==> flow/design.v <==
`timescale 1ns/10ps
module MBF(CLK, RESET, IN_VALID, IN_DATA, X_DATA, Y_DATA, OUT_VALID);
input   CLK;
input   RESET;
input   IN_VALID;
input       [12:0]  IN_DATA;
output  reg [12:0]  X_DATA;
output  reg [12:0]  Y_DATA;
output  reg         OUT_VALID;
reg [5:0] data_cnt;
reg [12:0] s[0:10];
reg [12:0] in_data;
reg [33:0] y_h[0:11];
reg [33:0] y_l[0:11];
wire [17:0] H0, H1, H2, H3, H4, H5, H6, H7, H8, H9, H10, H11;
wire [17:0] L0, L1, L2, L3, L4, L5, L6, L7, L8, L9, L10, L11;
assign H0 = 18'd110592;
assign H1 = 18'd77824;
assign H2 = 18'd20480;
assign H3 = 18'd36864;
assign H4 = 18'd86016;
assign H5 = 18'd69632;
assign H6 = 18'd65536;
assign H7 = 18'd77824;
assign H8 = 18'd45056;
assign H9 = 18'd49152;
assign H10 = 18'd65536;
assign H11 = 18'd126976;
assign L0 = 18'd57344;
assign L1 = 18'd16384;
assign L2 = 18'd12288;
assign L3 = 18'd4096;
assign L4 = 18'd65536;
assign L5 = 18'd57344;
assign L6 = 18'd114688;
assign L7 = 18'd65536;
assign L8 = 18'd126976;
assign L9 = 18'd114688;
assign L10 = 18'd126976;
assign L11 = 18'd69632;
always@(posedge RESET or posedge CLK)
begin
    if (RESET) begin
        in_data <= 13'b0;
        s[0] <= 13'b0;
		s[1] <= 13'b0;
		s[2] <= 13'b0;
		s[3] <= 13'b0;
		s[4] <= 13'b0;
		s[5] <= 13'b0;	
		s[6] <= 13'b0;
		s[7] <= 13'b0;
		s[8] <= 13'b0;
		s[9] <= 13'b0;
		s[10] <= 13'b0;
 		y_h[0] <= 34'b0;
		y_h[1] <= 34'b0;
		y_h[2] <= 34'b0;
		y_h[3] <= 34'b0;
		y_h[4] <= 34'b0;
		y_h[5] <= 34'b0;	
		y_h[6] <= 34'b0;
		y_h[7] <= 34'b0;
		y_h[8] <= 34'b0;
		y_h[9] <= 34'b0;
		y_h[10] <= 34'b0;
		y_h[11] <= 34'b0;
		y_l[0] <= 34'b0;
		y_l[1] <= 34'b0;
		y_l[2] <= 34'b0;
		y_l[3] <= 34'b0;
		y_l[4] <= 34'b0;
		y_l[5] <= 34'b0;	
		y_l[6] <= 34'b0;
		y_l[7] <= 34'b0;
		y_l[8] <= 34'b0;
		y_l[9] <= 34'b0;
		y_l[10] <= 34'b0;
		y_l[11] <= 34'b0;
    end else begin
        in_data <= (IN_VALID) ? IN_DATA : 13'b0;
		s[0] <= in_data;
		s[1] <= s[0];
		s[2] <= s[1];
		s[3] <= s[2];
		s[4] <= s[3];
		s[5] <= s[4];
		s[6] <= s[5];
		s[7] <= s[6];
		s[8] <= s[7];
		s[9] <= s[8];
		s[10] <= s[9];
		y_h[0] <= H0 * in_data;
		y_h[1] <= H1 * s[0];
        y_h[2] <= H2 * s[1];
        y_h[3] <= H3 * s[2];
        y_h[4] <= H4 * s[3];
        y_h[5] <= H5 * s[4];
        y_h[6] <= H6 * s[5];
        y_h[7] <= H7 * s[6];
        y_h[8] <= H8 * s[7];
        y_h[9] <= H9 * s[8];
        y_h[10] <= H10 * s[9];
        y_h[11] <= H11 * s[10];
		y_l[0] <= L0 * in_data;
		y_l[1] <= L1 * s[0];
        y_l[2] <= L2 * s[1];
        y_l[3] <= L3 * s[2];
        y_l[4] <= L4 * s[3];
        y_l[5] <= L5 * s[4];
        y_l[6] <= L6 * s[5];
        y_l[7] <= L7 * s[6];
        y_l[8] <= L8 * s[7];
        y_l[9] <= L9 * s[8];
        y_l[10] <= L10 * s[9];
        y_l[11] <= L11 * s[10];
    end
end
reg [12:0] fk_x;
reg [12:0] fk_y;
always @ (posedge RESET or posedge CLK)
begin
	if (RESET) begin
		X_DATA <= 13'b0;
		Y_DATA <= 13'b0;
		fk_x <= 13'b0;
		fk_y <= 13'b0;
		OUT_VALID <= 1'b0;
	end else begin
		fk_y <= (((y_h[0] + y_h[1] + y_h[2] + y_h[3] + y_h[4] + y_h[5] + y_h[6] + y_h[7] + y_h[8] + y_h[9] + y_h[10] + y_h[11]) >> 20) & 14'd1) ? 
				(((y_h[0] + y_h[1] + y_h[2] + y_h[3] + y_h[4] + y_h[5] + y_h[6] + y_h[7] + y_h[8] + y_h[9] + y_h[10] + y_h[11]) >> 20) + 1'b1) >> 1 :
				((y_h[0] + y_h[1] + y_h[2] + y_h[3] + y_h[4] + y_h[5] + y_h[6] + y_h[7] + y_h[8] + y_h[9] + y_h[10] + y_h[11]) >> 21);
		fk_x <= (((y_l[0] + y_l[1] + y_l[2] + y_l[3] + y_l[4] + y_l[5] + y_l[6] + y_l[7] + y_l[8] + y_l[9] + y_l[10] + y_l[11]) >> 20) & 14'd1) ? 
				(((y_l[0] + y_l[1] + y_l[2] + y_l[3] + y_l[4] + y_l[5] + y_l[6] + y_l[7] + y_l[8] + y_l[9] + y_l[10] + y_l[11]) >> 20) + 1'b1) >> 1 :
				((y_l[0] + y_l[1] + y_l[2] + y_l[3] + y_l[4] + y_l[5] + y_l[6] + y_l[7] + y_l[8] + y_l[9] + y_l[10] + y_l[11]) >> 21);
		X_DATA <= fk_x;
		Y_DATA <= fk_y;
		OUT_VALID <= (fk_x) ? 1'b1 : 1'b0;
	end
end
endmodule
Hand-over note for MBF

* From RTL to reports: MBF
Module MBF before and after one edit of its RTL, step after step.
"before" refers to lines of the RTL above, "after" to lines of the edited file.
"change" is "after" less "before", of the values as shown.
Cell names lack the library's common part.
A cell with n/a has no value.
- Top module :: MBF
- Clock :: CLK
- Library :: sky130hd
- Corner :: tt_025C_1v80

* Diff
Unified diff, file above to edited file.
A script made this edit. It changes what the design does and was not meant as an optimisation.
#+begin_src diff
@@ -125,10 +125,6 @@
 		Y_DATA <= 13'b0;
 		fk_x <= 13'b0;
-		fk_y <= 13'b0;
 		OUT_VALID <= 1'b0;
 	end else begin
-		fk_y <= (((y_h[0] + y_h[1] + y_h[2] + y_h[3] + y_h[4] + y_h[5] + y_h[6] + y_h[7] + y_h[8] + y_h[9] + y_h[10] + y_h[11]) >> 20) & 14'd1) ? 
-				(((y_h[0] + y_h[1] + y_h[2] + y_h[3] + y_h[4] + y_h[5] + y_h[6] + y_h[7] + y_h[8] + y_h[9] + y_h[10] + y_h[11]) >> 20) + 1'b1) >> 1 :
-				((y_h[0] + y_h[1] + y_h[2] + y_h[3] + y_h[4] + y_h[5] + y_h[6] + y_h[7] + y_h[8] + y_h[9] + y_h[10] + y_h[11]) >> 21);
 		fk_x <= (((y_l[0] + y_l[1] + y_l[2] + y_l[3] + y_l[4] + y_l[5] + y_l[6] + y_l[7] + y_l[8] + y_l[9] + y_l[10] + y_l[11]) >> 20) & 14'd1) ? 
 				(((y_l[0] + y_l[1] + y_l[2] + y_l[3] + y_l[4] + y_l[5] + y_l[6] + y_l[7] + y_l[8] + y_l[9] + y_l[10] + y_l[11]) >> 20) + 1'b1) >> 1 :
@@ -139,3 +135,4 @@
 	end
 end
+always @(*) fk_y = (((y_h[0] + y_h[1] + y_h[2] + y_h[3] + y_h[4] + y_h[5] + y_h[6] + y_h[7] + y_h[8] + y_h[9] + y_h[10] + y_h[11]) >> 20) & 14'd1) ? (((y_h[0] + y_h[1] + y_h[2] + y_h[3] + y_h[4] + y_h[5] + y_h[6] + y_h[7] + y_h[8] + y_h[9] + y_h[10] + y_h[11]) >> 20) + 1'b1) >> 1 : ((y_h[0] + y_h[1] + y_h[2] + y_h[3] + y_h[4] + y_h[5] + y_h[6] + y_h[7] + y_h[8] + y_h[9] + y_h[10] + y_h[11]) >> 21);
 endmodule
#+end_src

* Word level
Source: Yosys, flattened and elaborated. Widths are those after wreduce; folded enables and synchronous resets count as part of the registers. Registers that Yosys merges into a memory's read port (data or address) are not register bits. Print and check cells do not count.
** Cells by class
- mux-type cells :: before 4, after 4, change 0
- add/subtract/negate cells :: before 24, after 24, change 0
- multiply operators :: before 18, after 18, change 0
- reduce/logical cells :: before 1, after 1, change 0
Operator kinds equal on both sides are left out: 12.
** Bit counts
- input bits :: before 16, after 16, change 0
- elaborated cells :: before 88, after 87, change -1
- flip-flop bits (word level) :: before 675, after 662, change -13

* Depth
Depth = most cells in a row (Yosys ltp): at word level without a register or memory, in the mapped netlist without a sequential cell, where the memories' decode and read muxes count.
** Depth
- depth in word-level cells :: before 13, after 13, change 0
- ABC_AREA :: before 0, after 0
- depth in mapped cells :: before 23, after 21, change -2
- depth with buffers taken out :: before 23, after 21, change -2

* Netlist
Yosys stat after the flow's synthesis: flattened, memories mapped to cells. It holds for the ABC_AREA given above (unset counts as 0); a run with the other value may have another netlist.
** Synthesis totals
- synthesis area (um^2) :: before 37918.9, after 38231.7, change +312.8
- area of sequential cells (um^2) :: before 12211.7, after 11886.4, change -325.3
- flip-flops :: before 488, after 475, change -13
- cell count :: before 3281, after 3362, change +81
- buffers :: before 5, after 13, change +8
** Cells by type
- nor2_1 :: before 119, after 152, change +33
- a21o_1 :: before 44, after 63, change +19
- nand2_1 :: before 73, after 55, change -18
- nand3_1 :: before 17, after 33, change +16
- xnor2_1 :: before 188, after 174, change -14
- dfrtp_1 :: before 488, after 475, change -13
- inv_1 :: before 794, after 782, change -12
- o21bai_1 :: before 48, after 36, change -12
- and2_1 :: before 18, after 30, change +12
- o211ai_1 :: before 0, after 12, change +12
- nor2b_1 :: before 32, after 22, change -10
- nor3_1 :: before 31, after 41, change +10
- and3_1 :: before 7, after 16, change +9
- a211oi_1 :: before 5, after 14, change +9
- o31a_1 :: before 1, after 9, change +8
- nand2b_1 :: before 20, after 13, change -7
- clkbuf_1 :: before 3, after 9, change +6
- a31o_2 :: before 2, after 8, change +6
Cell types equal on both sides are left out: 8.
Not every row of either side is listed.

* Timing after synthesis
Source: OpenSTA report_checks on the synthesized netlist (no wires, ideal clock, input and output delay 20% of the period each), path of least setup slack; recovery checks are left aside. Register names are those of the netlist, which keeps one name where synthesis merged equal registers.
** Path post-synthesis
- path type :: before reg-to-reg, after reg-to-reg
- start :: before reg (no name shown), after reg (no name shown)
- end :: before reg fk_y[11], after reg fk_x[10]
- library setup time (ns) :: before 0.123, after 0.123, change 0.000
- slack (ns) :: before 1.090, after 1.392, change +0.302
- arrival time (ns) :: before 5.787, after 5.486, change -0.301
- delay of the path (ns) :: before 5.910, after 5.609, change -0.301
- stages on the path :: before 22, after 19, change -3
- period (ns) :: before 7.0, after 7.0, change 0.0
- buffers on the path :: before 0, after 0, change 0
- period reached after synthesis (ns) :: before 5.91, after 5.608, change -0.302
"delay of the path" is the arrival time less input delay plus setup time.
"stages on the path": output pins that drive a net of the path, with the launching flip-flop's if there is one; two outputs of one cell count as two.
"period reached after synthesis" is the clock period less the worst setup slack; recovery checks do not enter. This is arithmetic on one report: input and output delays are still those of the set period (20% each).
Between the ends, post-synthesis, before:
- Path through :: dfrtp_1 > fa_1 > inv_1 > fa_1 > inv_1 > fa_1 > fa_1 > fa_1 > ha_1 > a2111o_1 > a21oi_4 > nor2_4 > a21oi_1 > xnor2_1 > ha_1 > nand3_1 > nand4b_1 > nor4_2 > nand3b_1 > nor4b_2 > a211oi_2 > xnor2_1
** Ends and longest elaborated chain, post-synthesis, before
- end, assigned :: RTL line 127 : fk_y <= 13'b0;
- end, assigned :: RTL line 130 : fk_y <= (((y_h[0] + y_h[1] + y_h[2] + y_h[3] + y_h[4] + y_h[5] + y_h[6] + y_h[7] + y_h[8] + y_h[9] + y_h[10] + ...
- end, declared :: RTL line 120 : reg [12:0] fk_y;
before: Chain of elaborated cells between the ends: none given.
Between the ends, post-synthesis, after:
- Path through :: dfrtp_1 > fa_1 > inv_1 > fa_1 > inv_1 > fa_1 > fa_1 > inv_1 > fa_1 > inv_1 > ha_1 > o21ai_0 > o21ai_0 > o211ai_2 > o21ai_0 > xor2_1 > nand3_1 > or4_1 > xor2_1
** Ends and longest elaborated chain, post-synthesis, after
- end, assigned :: RTL line 126 : fk_x <= 13'b0;
- end, assigned :: RTL line 129 : fk_x <= (((y_l[0] + y_l[1] + y_l[2] + y_l[3] + y_l[4] + y_l[5] + y_l[6] + y_l[7] + y_l[8] + y_l[9] + y_l[10] + ...
- end, declared :: RTL line 119 : reg [12:0] fk_x;
after: Chain of elaborated cells between the ends: none given.

* Path in the finished layout
From the final timing report of the runs of pair A: the path of least setup slack in the routed layout; clock arrival at registers is part of the times.
** Path after layout
- path type :: before reg-to-reg, after reg-to-reg
- start :: before reg (no name shown), after reg (no name shown)
- end :: before reg fk_y[11], after reg fk_x[11]
- stages on the path :: before 22, after 19, change -3
- period (ns) :: before 7.0, after 7.0, change 0.0
- slack (ns) :: before 0.38, after 0.73, change +0.35
- arrival time (ns) :: before 7.12, after 6.84, change -0.28
- buffers on the path :: before 0, after 0, change 0
- library setup time (ns) :: before 0.12, after 0.07, change -0.05
Between the ends, after layout, before:
- Path through :: dfrtp_1 > fa_1 > inv_1 > fa_1 > inv_1 > fa_1 > fa_1 > fa_1 > ha_1 > a2111o_1 > a21oi_4 > nor2_4 > a21oi_1 > xnor2_1 > ha_1 > nand3_1 > nand4b_1 > nor4_4 > nand3b_1 > nor4b_2 > a211oi_2 > xnor2_1
** Ends and longest elaborated chain, after layout, before
- end, assigned :: RTL line 127 : fk_y <= 13'b0;
- end, assigned :: RTL line 130 : fk_y <= (((y_h[0] + y_h[1] + y_h[2] + y_h[3] + y_h[4] + y_h[5] + y_h[6] + y_h[7] + y_h[8] + y_h[9] + y_h[10] + ...
- end, declared :: RTL line 120 : reg [12:0] fk_y;
before: Chain of elaborated cells between the ends: none given.
Between the ends, after layout, after:
- Path through :: dfrtp_1 > fa_1 > inv_1 > fa_1 > inv_1 > fa_1 > fa_1 > inv_1 > fa_1 > inv_1 > ha_1 > o21ai_0 > o21ai_0 > o211ai_2 > xnor2_1 > nand3_1 > nor4_1 > mux2i_1 > xnor2_1
** Ends and longest elaborated chain, after layout, after
- end, assigned :: RTL line 126 : fk_x <= 13'b0;
- end, assigned :: RTL line 129 : fk_x <= (((y_l[0] + y_l[1] + y_l[2] + y_l[3] + y_l[4] + y_l[5] + y_l[6] + y_l[7] + y_l[8] + y_l[9] + y_l[10] + ...
- end, declared :: RTL line 119 : reg [12:0] fk_x;
after: Chain of elaborated cells between the ends: none given.

* Flow runs
Both versions went through the flow (Yosys, OpenROAD) with the same settings in each pair. Constraints: input delay and output delay 20% of the set period each, output load 0.01 pF.
Settings, pair A:
- CORE_UTILIZATION :: 40
- period_ns :: 7.0
- CAP_MARGIN :: 20
- CORE_MARGIN :: 2
- SLEW_MARGIN :: 20
** Results, pair A
- chip area after synthesis (Yosys) (um^2) :: before 37918.9, after 38231.7, change +312.8
- area of the die (um^2) :: before 97275.4, after 98069.2, change +793.8
- smallest hold slack (ns) :: before 0.345, after 0.376, change +0.031
- setup slack of the critical path (ns) :: before 0.380, after 0.728, change +0.348
- utilization :: before 0.45, after 0.448, change -0.002
- total negative slack on setup checks (ns) :: before 0.000, after 0.000, change 0.000
Settings, pair B:
- ABC_AREA :: 0
- CELL_PAD_IN_SITES_DETAIL_PLACEMENT :: 0
- CORE_ASPECT_RATIO :: 0.69
- CORE_MARGIN :: 2
- CORE_UTILIZATION :: 35
- CTS_CLUSTER_SIZE :: 87
- GPL_ROUTABILITY_DRIVEN :: 0
- GPL_TIMING_DRIVEN :: 1
- MAX_ROUTING_LAYER :: met4
- MIN_ROUTING_LAYER :: met2
- period_ns :: 9.2
- CAP_MARGIN :: 20
- SLEW_MARGIN :: 20
** Results, pair B
- chip area after synthesis (Yosys) (um^2) :: before 37918.9, after 38231.7, change +312.8
- area of the die (um^2) :: before 111033.0, after 111938.0, change +905.0
- smallest hold slack (ns) :: before 0.348, after 0.378, change +0.030
- setup slack of the critical path (ns) :: before 2.042, after 2.448, change +0.406
- utilization :: before 0.394, after 0.392, change -0.002
- total negative slack on setup checks (ns) :: before 0.000, after 0.000, change 0.000

End of note.
